==> flow/design.v <==
module uart_rx
  #(parameter CLKS_PER_BIT = 104)
  (
   input        i_Clock,
   input        i_Rst,
   input        i_Rx_Serial,
   output reg [15:0] o_Rx_Byte,
  output reg square_wave,
  output reg pin1,
  output  reg pin2
  );
  parameter s_IDLE         = 3'b000;
  parameter s_RX_START_BIT = 3'b001;
  parameter s_RX_DATA_BITS = 3'b010;
  parameter s_RX_STOP_BIT  = 3'b011;
  parameter s_CLEANUP      = 3'b100;
  reg  [7:0] data_check;
  reg [7:0] first_8bit;
  reg [7:0] second_8bit;
  reg           r_Rx_Data_R;
  reg           r_Rx_Data;
  reg [15:0]     r_Clock_Count;
  reg [4:0]     r_Bit_Index;  
  reg [15:0]     r_Rx_Byte;
  reg [2:0]     r_SM_Main;
wire [60:0] distZ = 61'hFFFFFFFFFFFFFF;
reg [23:0] counter;
reg toggle;
reg toggle_n;
wire [23:0] store;
wire [15:0] distA;
reg [15:0] distB;
reg stop;
reg [15:0] rpm;
assign distA =40*distZ;
assign store = (rpm == 16'd0) ? 24'hFFFFFF : (18 * 100000)/ rpm;
  always @(posedge i_Clock)
    begin
    if (i_Rst)
    begin
      r_Rx_Data_R <= 1'b1;
      r_Rx_Data   <= 1'b1;
      o_Rx_Byte   <= 16'd0;
      rpm         <= 16'd0;
      counter     <= 24'd0;
      toggle      <= 1'b1;
      distB       <= 16'd0;
      stop        <= 1'b0;
      square_wave <= 1'b1;
      pin1        <= 1'b0;
      pin2        <= 1'b0;
    end
    else
    begin
      r_Rx_Data_R <= i_Rx_Serial;
      r_Rx_Data   <= i_Rx_Serial;
     o_Rx_Byte[15:8] <= second_8bit;
     o_Rx_Byte[7:0] <= first_8bit;
     rpm <= {second_8bit, first_8bit};
toggle_n = toggle;
if (stop==0)
begin
counter <= counter + 1;
if (counter >= store )
begin
toggle_n = ~toggle;
toggle <= toggle_n;
counter<=0;
if (second_8bit[7] == 0)
begin
pin1 <= 0;
pin2 <= 1;
end
else
begin
pin1 <= 1;
pin2 <= 0;
end
if (toggle_n==0)
begin
distB <= distB +1;
end
end
if (distB ==distA)
begin
stop <= 1;
end
else
begin
square_wave <= toggle_n;
end
end
end
end
always @(posedge i_Clock)
begin
    if (i_Rst)
    begin
      r_SM_Main     <= s_IDLE;
      r_Clock_Count <= 16'd0;
      r_Bit_Index   <= 5'd0;
      r_Rx_Byte     <= 16'd0;
      data_check    <= 8'h00;
      first_8bit    <= 8'h00;
      second_8bit   <= 8'h00;
    end
    else
      case (r_SM_Main)
        s_IDLE :
          begin
            r_Clock_Count <= 0;
            r_Bit_Index   <= 0;
            if (r_Rx_Data == 1'b0)           
              r_SM_Main <= s_RX_START_BIT;
            else
              r_SM_Main <= s_IDLE;
          end
        s_RX_START_BIT :
          begin
            if (r_Clock_Count == (CLKS_PER_BIT-1)/2)
              begin
                if (r_Rx_Data == 1'b0)
                  begin
                    r_Clock_Count <= 0;   
                    r_SM_Main     <= s_RX_DATA_BITS;
                  end
                else
                  r_SM_Main <= s_IDLE;
              end
            else
              begin
                r_Clock_Count <= r_Clock_Count + 1;
                r_SM_Main     <= s_RX_START_BIT;
              end
          end  
        s_RX_DATA_BITS :
          begin
            if (r_Clock_Count < CLKS_PER_BIT-1)
              begin
                r_Clock_Count <= r_Clock_Count + 1;
                r_SM_Main     <= s_RX_DATA_BITS;
              end
            else
              begin
                r_Clock_Count          <= 0;
                r_Rx_Byte[r_Bit_Index] <= r_Rx_Data;
                if (r_Bit_Index < 8)
                  begin
                    r_Bit_Index <= r_Bit_Index + 1;
                    r_SM_Main   <= s_RX_DATA_BITS;
                  end
                else
                  begin
						 if (data_check == 8'h01)
						 begin
                   first_8bit <= r_Rx_Byte[7:0];
						 data_check <= 8'h00;
						 end
						 if (data_check == 8'h00)
						 begin
					second_8bit <= r_Rx_Byte[7:0];
						 data_check <= 8'h01;
						 end
                    r_Bit_Index <= 0;
                    r_SM_Main   <= s_RX_STOP_BIT;
                  end
              end
          end  
        s_RX_STOP_BIT :
          begin
            if (r_Clock_Count < CLKS_PER_BIT-1)
              begin
                r_Clock_Count <= r_Clock_Count + 1;
                r_SM_Main     <= s_RX_STOP_BIT;
              end
            else
              begin
                r_Clock_Count <= 0;
                r_SM_Main     <= s_CLEANUP;
              end
          end  
        s_CLEANUP :
          begin
            r_SM_Main <= s_IDLE;
          end
        default :
          r_SM_Main <= s_IDLE;
      endcase
    end
endmodule  
* Step by step through the tools: uart_rx *
What the tools print for uart_rx, step after step.
Lines are those of the file above, counted from 1.
Library cell names are shortened.
Not given: -

inputs
  top = uart_rx
  clock input = i_Clock
  library = sky130hd
  library corner = tt_025C_1v80

* Elaborated design *
Yosys after proc, flatten, opt, wreduce and memory -nomap, before mapping. Memory bits, and registers merged into a memory's read port (data or address), are not among the register bits. Print and check cells are not counted. Equal cells are merged and count once.

cells by class
  $add $sub $neg = 5
  divide/modulo/power cells = 1
  magnitude comparators = 3
  eq/ne operators = 8
  shift operators = 2
  multiplexer cells = 23
  bitwise operators = 8
  reductions and logical operators = 16

operators by type and width
  operator                                        number
  divider 21 x 16 -> 32 bit with constant A       1
  parallel mux 16 bit (select 3 bit)              1
  two-way mux 24 bit                              2
  two-way mux 16 bit                              3
  adder 16 x 1 -> 16 bit with constant B          2
  adder 24 x 1 -> 24 bit with constant B          1
  >= comparator 24 bit                            1
  variable shift 1 x 6 -> 16 bit                  1
  variable shift 1 x 6 -> 16 bit with constant A  1
  == test 16 bit with constant B                  1
  AND 16 bit                                      1
  bitwise OR 16 bit                               1
  == test 16 x 6 -> 1 bit with constant B         1
  < comparator 16 x 7 -> 1 bit with constant B    1
  NOT 16 bit                                      1
  logical NOT 16 bit                              1
  two-way mux 8 bit                               2
  AND reduction 4 bit                             3
  parallel mux 3 bit (select 4 bit)               1
  AND reduction 2 bit                             5
  parallel mux 5 bit (select 2 bit)               1
  two-way mux 5 bit                               2
  == test 8 x 1 -> 1 bit with constant B          1
  logical NOT 8 bit                               1
  two-way mux 1 bit                               8
  == test 3 x 2 -> 1 bit with constant B          2
  negator 5 -> 6 bit                              1
  NOT 1 bit                                       5

Other operator kinds: 12; their cells: 14.

storage and ports
  register bits after elaboration = 142
  input bits = 3
  elaborated cells = 84

* Longest topological paths *
Yosys ltp: most cells in a row. Word level: on the elaborated netlist, between registers, memories and ports. Mapped: between sequential cells and ports; inverters and the memories' decode and read muxes count.

logic depth
  depth in word-level cells = 5
  ABC_AREA = 0
  depth in mapped cells = 487
  gate-level depth less buffers = 442

* After synthesis *
Yosys stat after the flow's synthesis: flattened, memories mapped to cells. It holds for the ABC_AREA given above (unset counts as 0); a run with the other value may have another netlist.
The area totals of this step are shown rounded.

cell types
  cell type  number  total area (um^2)
  ha_1       392     4.9E+03
  dfxtp_1    114     2.28E+03
  a21oi_1    385     1.93E+03
  nor2_1     489     1835.51
  xnor2_1    167     1.46E+03
  nand2_1    376     1.41E+03
  o21ai_0    267     1.34E+03
  xor2_1     135     1.18E+03
  a21o_1     126     945.907
  mux2_2     72      810.778
  nand3_1    158     790.758
  o21a_1     101     758.227
  nand2b_1   112     700.672
  inv_1      182     683.155
  nor3_1     114     570.547
  nor2b_1    75      469.2
  o31ai_1    56      420.403
  mux2i_1    39      390.374

Other cell types: 98; their cells: 961.

mapped netlist
  cell count = 4321
  cell area after synthesis = 30000 um^2
  sequential part of the area = 2300 um^2
  mapped flip-flops = 114
  buffers = 125

* Path before layout *
Path of least setup slack by OpenSTA after synthesis, without wires, with an ideal clock, recovery checks aside; 20% of the period is set as input and as output delay. Where synthesis merged equal registers, the netlist keeps one of their names.

path after synthesis
  kind = register to register
  from = reg (no name shown)
  to = reg distB[15]
  clock period = 100.0 ns
  arrival time = 86.197 ns
  data required time = 99.872 ns
  setup slack = 13.676 ns
  delay of the path = 86.325 ns
  stages = 467
  path buffers = 53
  synthesis period reached = 86.324 ns

"delay of the path" = arrival - input delay + setup time.
"stages": output pins that drive a net of the path, with the launching flip-flop's if there is one; two outputs of one cell count as two.
"synthesis period reached" is the clock period less the worst setup slack; recovery checks do not enter. This is arithmetic on one report: input and output delays are still those of the set period (20% each).

on the way, after synthesis
  cell sequence = dfxtp_1 > buf_2 > buf_2 > buf_1 > inv_1 > clkbuf_1 > buf_1 > clkbuf_1 > ha_1 > buf_2 > nor2b_1 > nand3_1 > nor4_1 > ha_1 > a21oi_1 > nand4_1 > a2111oi_1 > ha_1 > [431 not listed] > a21oi_1 > nor2b_1 > o21ai_0 > nand2b_1 > a21oi_1 > nor2b_1 > o21ai_0 > nand2b_1 > nor2b_1 > and2_1 > clkbuf_1 > nand2_1 > nor3_1 > and2_1 > and3_1 > nand4_1 > xor2_1 > nor2_1

RTL lines, path after synthesis
  item         RTL line  source
  to (assign)  47        distB       <= 16'd0;
  to (assign)  81        distB <= distB +1;
  to (decl)    32        reg [15:0] distB;

No chain of elaborated cells between the ends is given.

* Path in the finished layout *
From the final timing report of flow run 1: the path of least setup slack in the routed layout; clock arrival at registers is part of the times.

path post-layout
  kind = register to register
  from = reg (no name shown)
  to = reg distB[11]
  clock period = 152.0 ns
  arrival time = 108.92 ns
  data required time = 152.30 ns
  setup slack = 43.38 ns
  stages = 472
  path buffers = 58

on the way, post-layout
  cell sequence = dfxtp_1 > buf_2 > buf_2 > buf_1 > inv_1 > clkbuf_1 > buf_1 > clkbuf_1 > buf_8 > ha_1 > buf_2 > nor2b_1 > nand3_1 > nor4_1 > ha_1 > a21oi_1 > nand4_1 > a2111oi_1 > [436 not listed] > a21oi_1 > nor2b_1 > o21ai_0 > nand2b_1 > a21oi_1 > nor2b_1 > o21ai_0 > nand2b_1 > nor2b_1 > and2_1 > clkbuf_1 > nand2_1 > nor3_1 > and2_1 > and3_1 > nand4_1 > xor2_1 > nor2_1

RTL lines, path post-layout
  item         RTL line  source
  to (assign)  47        distB       <= 16'd0;
  to (assign)  81        distB <= distB +1;
  to (decl)    32        reg [15:0] distB;

No chain of elaborated cells between the ends is given.

uart_rx through Yosys and OpenROAD on sky130hd: 4 stored runs, unordered, with their settings and measured results. The constraints put input and output delay at 20% of the set period each and load the outputs with 0.01 pF.
"achieved clock period" = clock period - worst setup slack. The figure is calculated, with input and output delays left at 20% of the set period.
"worst setup path time" is the time allowed to the run's worst setup path (the clock period less input and output delay, where it has them) less its slack. Clock arrival times count: a late capture clock shortens it, a late launch clock lengthens it.
Measured values are rounded.

Flow run 1
==> flow/run.sh <==
#!/bin/bash
# the make line also repeats the synthesis and layout settings of config.mk as NAME=value (left out here)
make -C /OpenROAD-flow-scripts/flow DESIGN_CONFIG=/design/flow/config.mk WORK_HOME=/design/flow/orfs CLKGATE_MAP_FILE= finish
==> flow/config.mk <==
export PLATFORM = sky130hd
export DESIGN_NAME = uart_rx
export DESIGN_NICKNAME = uart_rx
export VERILOG_FILES = /design/flow/design.v
export SDC_FILE = /design/flow/constraint.sdc
export NUM_CORES = 4
export LEC_CHECK = 0
export CAP_MARGIN = 35
export CORE_MARGIN = 2
export CORE_UTILIZATION = 54
export CTS_CLUSTER_SIZE = 69
export GPL_ROUTABILITY_DRIVEN = 0
export GPL_TIMING_DRIVEN = 0
export HOLD_SLACK_MARGIN = 0.01
export MAX_ROUTING_LAYER = met4
export MIN_ROUTING_LAYER = met1
export SETUP_SLACK_MARGIN = 5.0
export SLEW_MARGIN = 20
export TNS_END_PERCENT = 95
==> flow/constraint.sdc <==
create_clock -name core_clock -period 152.0 [get_ports {i_Clock}]
set_input_delay 30.4000 -clock core_clock [delete_from_list [all_inputs] [get_ports {i_Clock}]]
set_output_delay 30.4000 -clock core_clock [all_outputs]
set_load 0.01 [all_outputs]

==> results of flow run 1 <==
chip area after synthesis (Yosys): 30000 um^2
die area: 57000 um^2
standard-cell area of the final layout: 32000 um^2
utilization: 58%
worst setup slack after layout: 43 ns
total negative slack: 0.000 ns
worst hold slack: 0.43 ns
achieved clock period: 108.618 ns
worst setup path time: 108.62 ns
worst setup path kind: register to register

Flow run 2
==> flow/run.sh <==
#!/bin/bash
# the make line also repeats the synthesis and layout settings of config.mk as NAME=value (left out here)
make -C /OpenROAD-flow-scripts/flow DESIGN_CONFIG=/design/flow/config.mk WORK_HOME=/design/flow/orfs CLKGATE_MAP_FILE= finish
==> flow/config.mk <==
export PLATFORM = sky130hd
export DESIGN_NAME = uart_rx
export DESIGN_NICKNAME = uart_rx
export VERILOG_FILES = /design/flow/design.v
export SDC_FILE = /design/flow/constraint.sdc
export NUM_CORES = 4
export LEC_CHECK = 0
export CAP_MARGIN = 25
export CELL_PAD_IN_SITES_GLOBAL_PLACEMENT = 3
export CORE_ASPECT_RATIO = 1.0
export CORE_MARGIN = 2
export CORE_UTILIZATION = 57
export CTS_CLUSTER_SIZE = 89
export MAX_ROUTING_LAYER = met5
export PLACE_DENSITY_LB_ADDON = 0.3
export SLEW_MARGIN = 20
export TNS_END_PERCENT = 20
==> flow/constraint.sdc <==
create_clock -name core_clock -period 55.5 [get_ports {i_Clock}]
set_input_delay 11.1000 -clock core_clock [delete_from_list [all_inputs] [get_ports {i_Clock}]]
set_output_delay 11.1000 -clock core_clock [all_outputs]
set_load 0.01 [all_outputs]

==> results of flow run 2 <==
did not finish, placement stopped with FLW-0024

Flow run 3
==> flow/run.sh <==
#!/bin/bash
# the make line also repeats the synthesis and layout settings of config.mk as NAME=value (left out here)
make -C /OpenROAD-flow-scripts/flow DESIGN_CONFIG=/design/flow/config.mk WORK_HOME=/design/flow/orfs CLKGATE_MAP_FILE= finish
==> flow/config.mk <==
export PLATFORM = sky130hd
export DESIGN_NAME = uart_rx
export DESIGN_NICKNAME = uart_rx
export VERILOG_FILES = /design/flow/design.v
export SDC_FILE = /design/flow/constraint.sdc
export NUM_CORES = 4
export LEC_CHECK = 0
export CAP_MARGIN = 20
export CORE_MARGIN = 2
export CORE_UTILIZATION = 40
export SLEW_MARGIN = 20
==> flow/constraint.sdc <==
create_clock -name core_clock -period 93.8 [get_ports {i_Clock}]
set_input_delay 18.7600 -clock core_clock [delete_from_list [all_inputs] [get_ports {i_Clock}]]
set_output_delay 18.7600 -clock core_clock [all_outputs]
set_load 0.01 [all_outputs]

==> results of flow run 3 <==
chip area after synthesis (Yosys): 30000 um^2
die area: 77000 um^2
standard-cell area of the final layout: 33000 um^2
utilization: 44%
worst setup slack after layout: 7.4 ns
total negative slack: 0.000 ns
worst hold slack: 0.45 ns
achieved clock period: 86.400 ns
worst setup path time: 86.40 ns
worst setup path kind: register to register

Flow run 4
==> flow/run.sh <==
#!/bin/bash
# the make line also repeats the synthesis and layout settings of config.mk as NAME=value (left out here)
make -C /OpenROAD-flow-scripts/flow DESIGN_CONFIG=/design/flow/config.mk WORK_HOME=/design/flow/orfs CLKGATE_MAP_FILE= finish
==> flow/config.mk <==
export PLATFORM = sky130hd
export DESIGN_NAME = uart_rx
export DESIGN_NICKNAME = uart_rx
export VERILOG_FILES = /design/flow/design.v
export SDC_FILE = /design/flow/constraint.sdc
export NUM_CORES = 4
export LEC_CHECK = 0
export CAP_MARGIN = 20
export CORE_MARGIN = 2
export CORE_UTILIZATION = 40
export SETUP_SLACK_MARGIN = 5.0
export SLEW_MARGIN = 20
==> flow/constraint.sdc <==
create_clock -name core_clock -period 93.8 [get_ports {i_Clock}]
set_input_delay 18.7600 -clock core_clock [delete_from_list [all_inputs] [get_ports {i_Clock}]]
set_output_delay 18.7600 -clock core_clock [all_outputs]
set_load 0.01 [all_outputs]

==> results of flow run 4 <==
chip area after synthesis (Yosys): 30000 um^2
die area: 77000 um^2
standard-cell area of the final layout: 33000 um^2
utilization: 45%
worst setup slack after layout: 11 ns
total negative slack: 0.000 ns
worst hold slack: 0.45 ns
achieved clock period: 82.625 ns
worst setup path time: 82.63 ns
worst setup path kind: register to register
